==> flow/design.v <==
module bufferDepth1 #(
    parameter WIDTH = 64
) (
    input clk, reset,
    input wrEnable, rdEnable,
    input [WIDTH-1:0] dataIn,
    output [WIDTH-1:0] dataOut,
    output full, empty
);
    reg [WIDTH-1:0] memory;                      
    reg fullFlag;                                
    assign full = fullFlag;
    assign empty = ~fullFlag;
    assign dataOut = memory;                     
    always @(posedge clk) begin
        if (reset) begin
            memory <= 0;
            fullFlag <= 0;
        end
        else begin
            if (wrEnable & (!fullFlag)) begin
                memory <= dataIn;
                fullFlag <= 1;
            end
            if (rdEnable & fullFlag) begin
                fullFlag <= 0;
            end
        end
    end
endmodule
module rotating_prioritizer (
    input clk, reset,
    input polarity,
    input req0, req1,
    output grant0, grant1
);
    reg grantReg0, grantReg1;
    assign grant0 = grantReg0;
    assign grant1 = grantReg1;
    reg lastGrant0, lastGrant1;
    reg reqF0, reqF1;
    reg grantF0, grantF1;
    always @(*) begin
        if (reqF0) begin
            grantF0 = 1;
            grantF1 = 0;
        end
        else begin
            grantF0 = 0;
            grantF1 = reqF1;
        end
    end
    always @(*) begin
        if (polarity) begin
            if (lastGrant1) begin
                {reqF0, reqF1} = {req0, req1};
                {grantReg0, grantReg1} = {grantF0, grantF1};              
            end
            else begin
                {reqF0, reqF1} = {req1, req0};
                {grantReg0, grantReg1} = {grantF1, grantF0};
            end
        end
        else begin  
            if (lastGrant0) begin
                {reqF0, reqF1} = {req0, req1};
                {grantReg0, grantReg1} = {grantF0, grantF1};              
            end
            else begin
                {reqF0, reqF1} = {req1, req0};
                {grantReg0, grantReg1} = {grantF1, grantF0};
            end
        end
    end
    always @(posedge clk) begin
        if (reset) begin
            lastGrant0 <= 1;  
            lastGrant1 <= 1;
        end
        else begin
            if (polarity) begin
                if (~req0 || ~req1) begin  
                    lastGrant1 <= 1;
                end
                else begin
                    if (grantReg0) begin
                        lastGrant1 <= 0;
                    end
                    if (grantReg1) begin
                        lastGrant1 <= 1;
                    end
                end
            end
            else begin  
                if (~req0 || ~req1) begin  
                    lastGrant0 <= 1;
                end
                else begin
                    if (grantReg0) begin
                        lastGrant0 <= 0;
                    end
                    if (grantReg1) begin
                        lastGrant0 <= 1;
                    end
                end
            end
        end
    end
endmodule
module cardinal_router 
#(
    parameter PACKET_SIZE = 64
)
(
    input clk, reset,                     
    output polarity,
    input cwsi,                          
    output cwri,                         
    input [PACKET_SIZE - 1:0] cwdi,      
    input ccwsi,                         
    output ccwri,                        
    input [PACKET_SIZE - 1:0] ccwdi,     
    input pesi,                          
    output peri,                         
    input [PACKET_SIZE - 1:0] pedi,      
    output cwso,                         
    input cwro,                          
    output [PACKET_SIZE - 1:0] cwdo,     
    output ccwso,                        
    input ccwro,                         
    output [PACKET_SIZE - 1:0] ccwdo,    
    output peso,                         
    input pero,                          
    output [PACKET_SIZE - 1:0] pedo      
);
    wire fullCwi0, fullCwi1, fullCcwi0, fullCcwi1, fullPei0, fullPei1;
    wire emptyCwi0, emptyCwi1, emptyCcwi0, emptyCcwi1, emptyPei0, emptyPei1;
    reg rdEnableCwi0, rdEnableCwi1, rdEnableCcwi0, rdEnableCcwi1, rdEnablePei0, rdEnablePei1;
    reg wrEnableCwi0, wrEnableCwi1, wrEnableCcwi0, wrEnableCcwi1, wrEnablePei0, wrEnablePei1;
    wire [PACKET_SIZE - 1:0] dataCwi0, dataCwi1, dataCcwi0, dataCcwi1, dataPei0, dataPei1;
    bufferDepth1 bufCwi0
    (
        .clk(clk),
        .reset(reset),
        .full(fullCwi0),
        .empty(emptyCwi0),
        .rdEnable(rdEnableCwi0),
        .wrEnable(wrEnableCwi0),
        .dataIn(cwdi),
        .dataOut(dataCwi0)
    );
    bufferDepth1 bufCwi1
    (
        .clk(clk),
        .reset(reset),
        .full(fullCwi1),
        .empty(emptyCwi1),
        .rdEnable(rdEnableCwi1),
        .wrEnable(wrEnableCwi1),
        .dataIn(cwdi),
        .dataOut(dataCwi1)
    );
    bufferDepth1 bufCcwi0
    (
        .clk(clk),
        .reset(reset),
        .full(fullCcwi0),
        .empty(emptyCcwi0),
        .rdEnable(rdEnableCcwi0),
        .wrEnable(wrEnableCcwi0),
        .dataIn(ccwdi),
        .dataOut(dataCcwi0)
    );
    bufferDepth1 bufCcwi1
    (
        .clk(clk),
        .reset(reset),
        .full(fullCcwi1),
        .empty(emptyCcwi1),
        .rdEnable(rdEnableCcwi1),
        .wrEnable(wrEnableCcwi1),
        .dataIn(ccwdi),
        .dataOut(dataCcwi1)
    );
    bufferDepth1 bufPei0
    (
        .clk(clk),
        .reset(reset),
        .full(fullPei0),
        .empty(emptyPei0),
        .rdEnable(rdEnablePei0),
        .wrEnable(wrEnablePei0),
        .dataIn(pedi),
        .dataOut(dataPei0)
    );   
    bufferDepth1 bufPei1
    (
        .clk(clk),
        .reset(reset),
        .full(fullPei1),
        .empty(emptyPei1),
        .rdEnable(rdEnablePei1),
        .wrEnable(wrEnablePei1),
        .dataIn(pedi),
        .dataOut(dataPei1)
    ); 
    wire fullCwo0, fullCwo1, fullCcwo0, fullCcwo1, fullPeo0, fullPeo1;
    wire emptyCwo0, emptyCwo1, emptyCcwo0, emptyCcwo1, emptyPeo0, emptyPeo1;
    wire rdEnableCwo0, rdEnableCwo1, rdEnableCcwo0, rdEnableCcwo1, rdEnablePeo0, rdEnablePeo1;
    reg wrEnableCwo0, wrEnableCwo1, wrEnableCcwo0, wrEnableCcwo1, wrEnablePeo0, wrEnablePeo1;
    reg [PACKET_SIZE - 1:0] dataInCwo0, dataInCwo1, dataInCcwo0, dataInCcwo1, dataInPeo0, dataInPeo1;
    wire [PACKET_SIZE - 1:0] dataOutCwo0, dataOutCwo1, dataOutCcwo0, dataOutCcwo1, dataOutPeo0, dataOutPeo1;
    bufferDepth1 bufCwo0
    (
        .clk(clk),
        .reset(reset),
        .full(fullCwo0),
        .empty(emptyCwo0),
        .rdEnable(rdEnableCwo0),
        .wrEnable(wrEnableCwo0),
        .dataIn(dataInCwo0),
        .dataOut(dataOutCwo0)
    );
    bufferDepth1 bufCwo1
    (
        .clk(clk),
        .reset(reset),
        .full(fullCwo1),
        .empty(emptyCwo1),
        .rdEnable(rdEnableCwo1),
        .wrEnable(wrEnableCwo1),
        .dataIn(dataInCwo1),
        .dataOut(dataOutCwo1)
    );
    bufferDepth1 bufCcwo0
    (
        .clk(clk),
        .reset(reset),
        .full(fullCcwo0),
        .empty(emptyCcwo0),
        .rdEnable(rdEnableCcwo0),
        .wrEnable(wrEnableCcwo0),
        .dataIn(dataInCcwo0),
        .dataOut(dataOutCcwo0)
    );
    bufferDepth1 bufCcwo1
    (
        .clk(clk),
        .reset(reset),
        .full(fullCcwo1),
        .empty(emptyCcwo1),
        .rdEnable(rdEnableCcwo1),
        .wrEnable(wrEnableCcwo1),
        .dataIn(dataInCcwo1),
        .dataOut(dataOutCcwo1)
    );
    bufferDepth1 bufPeo0
    (
        .clk(clk),
        .reset(reset),
        .full(fullPeo0),
        .empty(emptyPeo0),
        .rdEnable(rdEnablePeo0),
        .wrEnable(wrEnablePeo0),
        .dataIn(dataInPeo0),
        .dataOut(dataOutPeo0)
    );   
    bufferDepth1 bufPeo1
    (
        .clk(clk),
        .reset(reset),
        .full(fullPeo1),
        .empty(emptyPeo1),
        .rdEnable(rdEnablePeo1),
        .wrEnable(wrEnablePeo1),
        .dataIn(dataInPeo1),
        .dataOut(dataOutPeo1)
    );  
    reg reqCwiCwo, reqCwiPeo;
    reg reqCcwiCcwo, reqCcwiPeo;
    reg reqPeiCwo, reqPeiCcwo;
    wire grantCwiCwo, grantCwiPeo; 
    wire grantCcwiCcwo, grantCcwiPeo;
    wire grantPeiCwo, grantPeiCcwo;
    rotating_prioritizer arbiterCwo
    (
        .clk(clk),
        .reset(reset),
        .polarity(polarity),
        .req0(reqCwiCwo),
        .req1(reqPeiCwo),
        .grant0(grantCwiCwo),
        .grant1(grantPeiCwo)
    );
    rotating_prioritizer arbiterCcwo
    (
        .clk(clk),
        .reset(reset),
        .polarity(polarity),
        .req0(reqCcwiCcwo),
        .req1(reqPeiCcwo),
        .grant0(grantCcwiCcwo),
        .grant1(grantPeiCcwo)
    );
    rotating_prioritizer arbiterPeo
    (
        .clk(clk),
        .reset(reset),
        .polarity(polarity),
        .req0(reqCwiPeo),
        .req1(reqCcwiPeo),
        .grant0(grantCwiPeo),
        .grant1(grantCcwiPeo)
    );
    reg cwriReg, ccwriReg, periReg;
    reg cwsoReg, ccwsoReg, pesoReg;
    reg polarityReg;
    assign cwri     = cwriReg;
    assign ccwri    = ccwriReg;
    assign peri     = periReg;
    assign cwso     = cwsoReg;
    assign ccwso    = ccwsoReg;
    assign peso     = pesoReg;
    assign cwdo = (polarityReg == 0)   ? dataOutCwo1   : dataOutCwo0;
    assign ccwdo = (polarityReg == 0)  ? dataOutCcwo1  : dataOutCcwo0;  
    assign pedo = (polarityReg == 0)   ? dataOutPeo1   : dataOutPeo0; 
    assign rdEnableCwo0     = (polarityReg == 1)   ? (cwsoReg & cwro)      : 0;
    assign rdEnableCwo1     = (polarityReg == 0)   ? (cwsoReg & cwro)      : 0;
    assign rdEnableCcwo0    = (polarityReg == 1)   ? (ccwsoReg & ccwro)    : 0;  
    assign rdEnableCcwo1    = (polarityReg == 0)   ? (ccwsoReg & ccwro)    : 0;  
    assign rdEnablePeo0     = (polarityReg == 1)   ? (pesoReg & pero)      : 0;
    assign rdEnablePeo1     = (polarityReg == 0)   ? (pesoReg & pero)      : 0;  
    assign polarity = polarityReg;
    always @(posedge clk) begin
        if (reset) begin
            polarityReg <= 0;
        end
        else begin
            polarityReg <= ~polarityReg;
        end
    end
    always @(*) begin
        if(polarityReg == 0) begin
            if(emptyCwi1) begin 
                cwriReg = 1;
            end
            else begin 
                cwriReg = 0;
            end
            if(emptyCcwi1) begin 
                ccwriReg = 1;
            end
            else begin 
                ccwriReg = 0;
            end
            if(emptyPei1) begin 
                periReg = 1; 
            end
            else begin 
                periReg = 0;
            end
        end
        else begin  
            if(emptyCwi0) begin 
                cwriReg = 1;
            end
            else begin 
                cwriReg = 0;
            end
            if(emptyCcwi0) begin 
                ccwriReg = 1;
            end
            else begin 
                ccwriReg = 0;
            end
            if(emptyPei0) begin 
                periReg = 1;
            end
            else begin 
                periReg = 0;
            end
        end
    end
    always @(*) begin
        if(polarityReg == 0) begin
            wrEnableCwi0 = 0;
            wrEnableCcwi0 = 0;
            wrEnablePei0 = 0;
            if(cwsi && cwriReg) begin 
                wrEnableCwi1 = 1;
            end
            else begin 
                wrEnableCwi1 = 0;
            end
            if(ccwsi && ccwriReg) begin
                wrEnableCcwi1 = 1;
            end
            else begin 
                wrEnableCcwi1 = 0; 
            end
            if(pesi && periReg) begin 
                wrEnablePei1 = 1;
            end
            else begin 
                wrEnablePei1 = 0;   
            end
        end
        else begin
            wrEnableCwi1 = 0;
            wrEnableCcwi1 = 0;
            wrEnablePei1 = 0;
            if(cwsi && cwriReg) begin 
                wrEnableCwi0 = 1;
            end
            else begin 
                wrEnableCwi0 = 0;
            end
            if(ccwsi && ccwriReg) begin 
                wrEnableCcwi0 = 1;
            end
            else begin 
                wrEnableCcwi0 = 0; 
            end
            if(pesi && periReg) begin 
                wrEnablePei0 = 1;
            end
            else begin 
                wrEnablePei0 = 0; 
            end
        end 
    end
    always @(*) begin
        reqCwiCwo = 0;
        reqCwiPeo = 0;
        reqCcwiCcwo = 0;
        reqCcwiPeo = 0;
        reqPeiCwo = 0;
        reqPeiCcwo = 0;
        if(polarityReg == 0) begin  
            if(fullCwi0 && (dataCwi0[48] == 1) && emptyCwo0) begin 
                reqCwiCwo = 1;
            end
            if(fullCwi0 && (dataCwi0[48] == 0) && emptyPeo0) begin 
                reqCwiPeo = 1;
            end
            if(fullCcwi0 && (dataCcwi0[48] == 1) && emptyCcwo0) begin 
                reqCcwiCcwo = 1;
            end
            if(fullCcwi0 && (dataCcwi0[48] == 0) && emptyPeo0) begin 
                reqCcwiPeo = 1;
            end
            if(fullPei0 && (dataPei0[62] == 0) && emptyCwo0) begin 
                reqPeiCwo = 1;
            end
            if(fullPei0 && (dataPei0[62] == 1) && emptyCcwo0) begin 
                reqPeiCcwo = 1;
            end
        end
        else begin  
            if(fullCwi1 && (dataCwi1[48] == 1) && emptyCwo1) begin 
                reqCwiCwo = 1;
            end
            if(fullCwi1 && (dataCwi1[48] == 0) && emptyPeo1) begin 
                reqCwiPeo = 1;
            end
            if(fullCcwi1 && (dataCcwi1[48] == 1) && emptyCcwo1) begin 
                reqCcwiCcwo = 1;
            end
            if(fullCcwi1 && (dataCcwi1[48] == 0) && emptyPeo1) begin 
                reqCcwiPeo = 1;
            end
            if(fullPei1 && (dataPei1[62] == 0) && emptyCwo1) begin 
                reqPeiCwo = 1;
            end
            if(fullPei1 && (dataPei1[62] == 1) && emptyCcwo1) begin 
                reqPeiCcwo = 1;
            end
        end
    end
    always @(*) begin
        rdEnableCwi0 = 0;
        rdEnableCwi1 = 0;
        rdEnableCcwi0 = 0;
        rdEnableCcwi1 = 0;
        rdEnablePei0 = 0;
        rdEnablePei1 = 0;
        wrEnableCwo0 = 0;
        wrEnableCwo1 = 0;
        wrEnableCcwo0 = 0;
        wrEnableCcwo1 = 0;
        wrEnablePeo0 = 0;
        wrEnablePeo1 = 0;
        dataInCwo0 = 64'bx;
        dataInCwo1 = 64'bx;
        dataInCcwo0 = 64'bx;
        dataInCcwo1 = 64'bx;
        dataInPeo0 = 64'bx;
        dataInPeo1 = 64'bx;
        if(polarityReg == 0)  
        begin
            if(grantCwiCwo) begin                            
                rdEnableCwi0 = 1;
                wrEnableCwo0 = 1;
                dataInCwo0 = dataCwi0;                       
                dataInCwo0[55-:8] = dataCwi0[55-:8] >> 1;    
            end
            if(grantCwiPeo) begin
                rdEnableCwi0 = 1;
                wrEnablePeo0 = 1;
                dataInPeo0 = dataCwi0;
                dataInPeo0[55-:8] = dataCwi0[55-:8] >> 1;
            end
            if(grantCcwiCcwo) begin
                rdEnableCcwi0 = 1;
                wrEnableCcwo0 = 1;
                dataInCcwo0 = dataCcwi0;
                dataInCcwo0[55-:8] = dataCcwi0[55-:8] >> 1;
            end
            if(grantCcwiPeo) begin
                rdEnableCcwi0 = 1;
                wrEnablePeo0 = 1;
                dataInPeo0 = dataCcwi0;
                dataInPeo0[55-:8] = dataCcwi0[55-:8] >> 1;
            end
            if(grantPeiCwo) begin
                rdEnablePei0 = 1;
                wrEnableCwo0 = 1;
                dataInCwo0 = dataPei0;
                dataInCwo0[55-:8] = dataPei0[55-:8] >> 1;
            end
            if(grantPeiCcwo) begin
                rdEnablePei0 = 1;
                wrEnableCcwo0 = 1;
                dataInCcwo0 = dataPei0;
                dataInCcwo0[55-:8] = dataPei0[55-:8] >> 1;
            end
        end
        else  
        begin
            if(grantCwiCwo) begin
                rdEnableCwi1 = 1;
                wrEnableCwo1 = 1;
                dataInCwo1 = dataCwi1;
                dataInCwo1[55-:8] = dataCwi1[55-:8] >> 1;
            end
            if(grantCwiPeo) begin
                rdEnableCwi1 = 1;
                wrEnablePeo1 = 1;
                dataInPeo1 = dataCwi1;
                dataInPeo1[55-:8] = dataCwi1[55-:8] >> 1;
            end
            if(grantCcwiCcwo) begin
                rdEnableCcwi1 = 1;
                wrEnableCcwo1 = 1;
                dataInCcwo1 = dataCcwi1;
                dataInCcwo1[55-:8] = dataCcwi1[55-:8] >> 1;
            end
            if(grantCcwiPeo) begin
                rdEnableCcwi1 = 1;
                wrEnablePeo1 = 1;
                dataInPeo1 = dataCcwi1;
                dataInPeo1[55-:8] = dataCcwi1[55-:8] >> 1;
            end
            if(grantPeiCwo) begin
                rdEnablePei1 = 1;
                wrEnableCwo1 = 1;
                dataInCwo1 = dataPei1;
                dataInCwo1[55-:8] = dataPei1[55-:8] >> 1;
            end
            if(grantPeiCcwo) begin
                rdEnablePei1 = 1;
                wrEnableCcwo1 = 1;
                dataInCcwo1 = dataPei1;
                dataInCcwo1[55-:8] = dataPei1[55-:8] >> 1;
            end
        end
    end
    always @(*) begin
        cwsoReg     = (polarityReg == 0) ? (fullCwo1 & cwro)   : (fullCwo0 & cwro);
        ccwsoReg    = (polarityReg == 0) ? (fullCcwo1 & ccwro) : (fullCcwo0 & ccwro);  
        pesoReg     = (polarityReg == 0) ? (fullPeo1 & pero)   : (fullPeo0 & pero);    
    end 
endmodule 
Hand-over note for cardinal_router

Reports on cardinal_router:

Each step is given for the RTL above and for the edited RTL.
Lines under "before" count in the file above, lines under "after" in the edited file.
"change": "after" minus "before" as printed here.
Operators: Yosys type, input widths -> output width; for muxes data width and select width s.
Cell names lack the library's common part.
A cell with -- has no value.

* design top: cardinal_router
* clock: clk
* library: sky130hd
* library corner: tt_025C_1v80

The edit:

Unified diff, file above to edited file.
A script made this edit. It changes what the design does and was not meant as an optimisation.

```diff
@@ -209,5 +209,5 @@
     wire rdEnableCwo0, rdEnableCwo1, rdEnableCcwo0, rdEnableCcwo1, rdEnablePeo0, rdEnablePeo1;
     reg wrEnableCwo0, wrEnableCwo1, wrEnableCcwo0, wrEnableCcwo1, wrEnablePeo0, wrEnablePeo1;
-    reg [PACKET_SIZE - 1:0] dataInCwo0, dataInCwo1, dataInCcwo0, dataInCcwo1, dataInPeo0, dataInPeo1;
+    reg [PACKET_SIZE - 2:0] dataInCwo0, dataInCwo1, dataInCcwo0, dataInCcwo1, dataInPeo0, dataInPeo1;
     wire [PACKET_SIZE - 1:0] dataOutCwo0, dataOutCwo1, dataOutCcwo0, dataOutCcwo1, dataOutPeo0, dataOutPeo1;
     bufferDepth1 bufCwo0
```

After elaboration:

Counts by Yosys on the flattened word-level netlist (proc, flatten, opt, wreduce; memories kept). Register bits leave out memories and registers merged into their read ports (data or address). Print and check cells are left out. Cells with the same type and inputs are merged into one.

Storage and ports
* register bits: before 787, after 775, change -12
* bits in latches: before 0, after 0, change 0
* RAM bits: before 0, after 0, change 0
* memory bits (read-only): before 0, after 0, change 0
* clocked read ports x word width: before 0, after 0, change 0
* memories kept: before 0, after 0, change 0

Cells by class
* $add $sub $neg: before 0, after 0, change 0
* $mul: before 0, after 0, change 0
* divide/modulo/power cells: before 0, after 0, change 0
* magnitude comparators: before 0, after 0, change 0
* eq/ne operators: before 0, after 0, change 0
* shift-type cells: before 0, after 0, change 0
* mux-type cells: before 151, after 151, change 0
* bitwise operators: before 52, after 52, change 0
* reductions and logical operators: before 63, after 63, change 0

Operators by type and width
* $mux 8: before 24, after 12, change -12
* $mux 7: before 0, after 12, change +12
* $mux 64: before 9, after 0, change -9
* $mux 63: before 0, after 9, change +9
* $mux 1: before 94, after 94, change 0
* $and 1x1->1: before 33, after 33, change 0
* $logic_and 1x1->1: before 27, after 27, change 0
* $not 1->1: before 19, after 19, change 0
* $logic_not 1->1: before 12, after 12, change 0
* $mux 2: before 12, after 12, change 0
* $mux 48: before 12, after 12, change 0
* $reduce_or 2->1: before 12, after 12, change 0
* $reduce_and 2->1: before 6, after 6, change 0
* $logic_or 1x1->1: before 3, after 3, change 0
* $reduce_bool 3->1: before 3, after 3, change 0

Longest topological paths:

Yosys ltp: most cells in a row. Word level: on the elaborated netlist, between registers, memories and ports. Mapped: between sequential cells and ports; inverters and the memories' decode and read muxes count.

Depth
* word-level depth: before 15, after 15, change 0
* ABC_AREA: before 0, after 0
* gate-level depth with buffers: before 11, after 9, change -2
* mapped depth without buffers: before 6, after 5, change -1

Netlist:

Source: synth_stat.txt of the flow (Yosys; design flattened, memories mapped). It holds for the ABC_AREA given above (unset counts as 0); a run with the other value may have another netlist.

Mapped netlist
* mapped cells: before 3655, after 3724, change +69
* synthesis area (um2): before 32622.5, after 32446.1, change -176.4
* sequential area (um2): before 15595.0, after 15354.7, change -240.3
* flip-flop cells: before 779, after 767, change -12
* buffers: before 313, after 324, change +11

Cells by type
* nand2_1: before 786, after 946, change +160
* mux2i_1: before 321, after 254, change -67
* a211oi_1: before 317, after 251, change -66
* and2_1: before 64, after 0, change -64
* a22oi_1: before 1, after 63, change +62
* a311oi_2: before 0, after 60, change +60
* o21ai_1: before 1, after 60, change +59
* a221o_1: before 32, after 0, change -32
* a221o_2: before 31, after 0, change -31
* clkbuf_1: before 221, after 241, change +20
* dfxtp_1: before 779, after 767, change -12
* buf_2: before 57, after 45, change -12
* buf_6: before 6, after 16, change +10
* nor2_1: before 342, after 333, change -9
* a21oi_1: before 394, after 390, change -4
* mux2_2: before 192, after 188, change -4
* a32oi_1: before 4, after 0, change -4
* o21bai_1: before 0, after 4, change +4

The list need not be complete.
By module: a second synthesis without flattening, with its own total; a netlist apart from the flattened one above.

Unflattened totals
* cell total of the unflattened synthesis: before 4286, after 4280, change -6
* area total of the unflattened synthesis (um2): before 45349.7, after 45349.7, change 0.0

Each row is one instance without its submodules.

Modules, before
* bufferDepth1: instances 12, cells 296, area 3103.0 um2, sequential area 1301.2 um2
* cardinal_router: instances 1, cells 698, area 7783.7 um2, sequential area 20.0 um2
* rotating_prioritizer: instances 3, cells 12, area 110.1 um2, sequential area 40.0 um2

Modules, after
* bufferDepth1: instances 12, cells 296, area 3103.0 um2, sequential area 1301.2 um2
* cardinal_router: instances 1, cells 692, area 7783.7 um2, sequential area 20.0 um2
* rotating_prioritizer: instances 3, cells 12, area 110.1 um2, sequential area 40.0 um2

Path before layout:

Source: OpenSTA report_checks on the synthesized netlist (no wires, ideal clock, input and output delay 20% of the period each), path of least setup slack; recovery checks are left aside. Register names are those of the netlist, which keeps one name where synthesis merged equal registers.

Timing path post-synthesis
* path type: before flip-flop to output port, after flip-flop to output port
* start: before register polarityReg, after register polarityReg
* end: before output ccwdo[10], after output ccwdo[16]
* clock period (ps): before 4000, after 4000, change 0
* time at the first pin (ps): before 0, after 0, change 0
* arrival time (ps): before 2173, after 1924, change -249
* required time (ps): before 3200, after 3200, change 0
* slack (ps): before 1027, after 1276, change +249
* delay of the path (ps): before 2173, after 1924, change -249
* driving pins on the path: before 7, after 7, change 0
* path buffers: before 5, after 5, change 0
* period reached after synthesis (ps): before 2973, after 2724, change -249

"delay of the path" = arrival - input delay + setup time.
A path that ends at an output port has no setup time.
"driving pins on the path" counts driving pins, that of a launching flip-flop among them; a cell with two outputs on the path counts twice.
"period reached after synthesis" = period - worst setup slack (recovery checks aside). The figure is calculated, with input and output delays left at 20% of the set period.
The rows between start and end are the longest chain of elaborated cells between them; the timing report does not say that the signal goes this way. Where chains are equally long, one stands for them.
A line is the first line of the expression or statement that the cell stems from. Yosys adds cells for indexed reads and writes and turns some case tables into memories.

Between the ends, post-synthesis, before:
* cell sequence: dfxtp_1 -> buf_2 -> buf_2 -> clkbuf_1 -> clkbuf_1 -> clkbuf_1 -> mux2_2
* cells in the longest elaborated chain: 1
* elaborated cells on any way between the ends: 1
* source lines of those cells: 1

RTL lines, path post-synthesis, before
* start: declaration: RTL line 317 `reg polarityReg;`
* start: assignment: RTL line 336 `polarityReg <= 0;`
* start: assignment: RTL line 339 `polarityReg <= ~polarityReg;`
* $mux 64: RTL line 325 `assign ccwdo = (polarityReg == 0)  ? dataOutCcwo1  : dataOutCcwo0;`
* end: declaration: RTL line 131 `output [PACKET_SIZE - 1:0] ccwdo,`

Between the ends, post-synthesis, after:
* cell sequence: dfxtp_1 -> buf_4 -> buf_4 -> clkbuf_1 -> clkbuf_1 -> buf_2 -> mux2_2
* cells in the longest elaborated chain: 1
* elaborated cells on any way between the ends: 1
* source lines of those cells: 1

RTL lines, path post-synthesis, after
* start: declaration: RTL line 317 `reg polarityReg;`
* start: assignment: RTL line 336 `polarityReg <= 0;`
* start: assignment: RTL line 339 `polarityReg <= ~polarityReg;`
* $mux 63: RTL line 325 `assign ccwdo = (polarityReg == 0)  ? dataOutCcwo1  : dataOutCcwo0;`
* end: declaration: RTL line 131 `output [PACKET_SIZE - 1:0] ccwdo,`

Path in the finished layout:

Path of least setup slack in the final report of the runs of pair 1 (OpenROAD, finished layout, wires in). Where an end is a register, its clock arrival counts in the times.
The path's times are printed in steps of 10 ps; the period is the one set.

Timing path after layout
* path type: before flip-flop to output port, after flip-flop to output port
* start: before register polarityReg, after register polarityReg
* end: before output ccwdo[28], after output ccwdo[16]
* clock period (ps): before 3590, after 3590, change 0
* time at the first pin (ps): before 620, after 620, change 0
* arrival time (ps): before 2750, after 2780, change +30
* required time (ps): before 2870, after 2870, change 0
* slack (ps): before 120, after 90, change -30
* driving pins on the path: before 5, after 4, change -1
* path buffers: before 3, after 2, change -1

The rows between start and end are the longest chain of elaborated cells between them; the timing report does not say that the signal goes this way. Where chains are equally long, one stands for them.

Between the ends, after layout, before:
* cell sequence: dfxtp_4 -> buf_12 -> buf_12 -> mux2_2 -> clkdlybuf4s50_1
* cells in the longest elaborated chain: 1
* elaborated cells on any way between the ends: 1
* source lines of those cells: 1

RTL lines, path after layout, before
* start: declaration: RTL line 317 `reg polarityReg;`
* start: assignment: RTL line 336 `polarityReg <= 0;`
* start: assignment: RTL line 339 `polarityReg <= ~polarityReg;`
* $mux 64: RTL line 325 `assign ccwdo = (polarityReg == 0)  ? dataOutCcwo1  : dataOutCcwo0;`
* end: declaration: RTL line 131 `output [PACKET_SIZE - 1:0] ccwdo,`

Between the ends, after layout, after:
* cell sequence: dfxtp_4 -> buf_12 -> mux2_2 -> clkdlybuf4s50_1
* cells in the longest elaborated chain: 1
* elaborated cells on any way between the ends: 1
* source lines of those cells: 1

RTL lines, path after layout, after
* start: declaration: RTL line 317 `reg polarityReg;`
* start: assignment: RTL line 336 `polarityReg <= 0;`
* start: assignment: RTL line 339 `polarityReg <= ~polarityReg;`
* $mux 63: RTL line 325 `assign ccwdo = (polarityReg == 0)  ? dataOutCcwo1  : dataOutCcwo0;`
* end: declaration: RTL line 131 `output [PACKET_SIZE - 1:0] ccwdo,`

Flow runs:

Runs of the flow (Yosys, OpenROAD) on both versions; the two runs of a pair have the same settings. The constraints put input and output delay at 20% of the set period each and load the outputs with 0.01 pF.

Flow settings, pair 1:
* CORE_UTILIZATION: 40
* period_ns: 3.59
* CAP_MARGIN: 20
* CORE_MARGIN: 2
* SLEW_MARGIN: 20

Measured results, pair 1
* Yosys chip area after synthesis (um2): before 32622.5, after 32446.1, change -176.4
* die area (um2): before 83856.6, after 83408.3, change -448.3
* standard-cell area after layout (um2): before 40496.3, after 40104.7, change -391.6
* final utilization: before 0.502, after 0.499, change -0.003
* setup slack of the critical path (ps): before 122, after 88, change -34
* post-route setup TNS (ps): before 0, after 0, change 0
* worst hold slack in the final report (ps): before 464, after 422, change -42
* power consumption (uW): before 21156, after 20853, change -303
* achieved clock period (ps): before 3468, after 3502, change +34

Flow settings, pair 2:
* CELL_PAD_IN_SITES_DETAIL_PLACEMENT: 0
* CORE_UTILIZATION: 17
* HOLD_SLACK_MARGIN: 0.07
* MAX_ROUTING_LAYER: met5
* PLACE_DENSITY_LB_ADDON: 0.27
* TNS_END_PERCENT: 10
* period_ns: 4.22
* CAP_MARGIN: 20
* CORE_MARGIN: 2
* SLEW_MARGIN: 20

Measured results, pair 2
* Yosys chip area after synthesis (um2): before 32622.5, after 32446.1, change -176.4
* die area (um2): before 195417.0, after 194371.0, change -1046.0
* standard-cell area after layout (um2): before 42578.3, after 42219.2, change -359.1
* final utilization: before 0.224, after 0.222, change -0.002
* setup slack of the critical path (ps): before 338, after 296, change -42
* post-route setup TNS (ps): before 0, after 0, change 0
* worst hold slack in the final report (ps): before 462, after 442, change -20
* power consumption (uW): before 18845, after 18893, change +48
* achieved clock period (ps): before 3882, after 3924, change +42

"achieved clock period" means the clock period less the worst setup slack. The figure is calculated, with input and output delays left at 20% of the set period.
"power consumption" rests on the timing tool's default activity at the inputs, not on a simulated workload.

End of note.
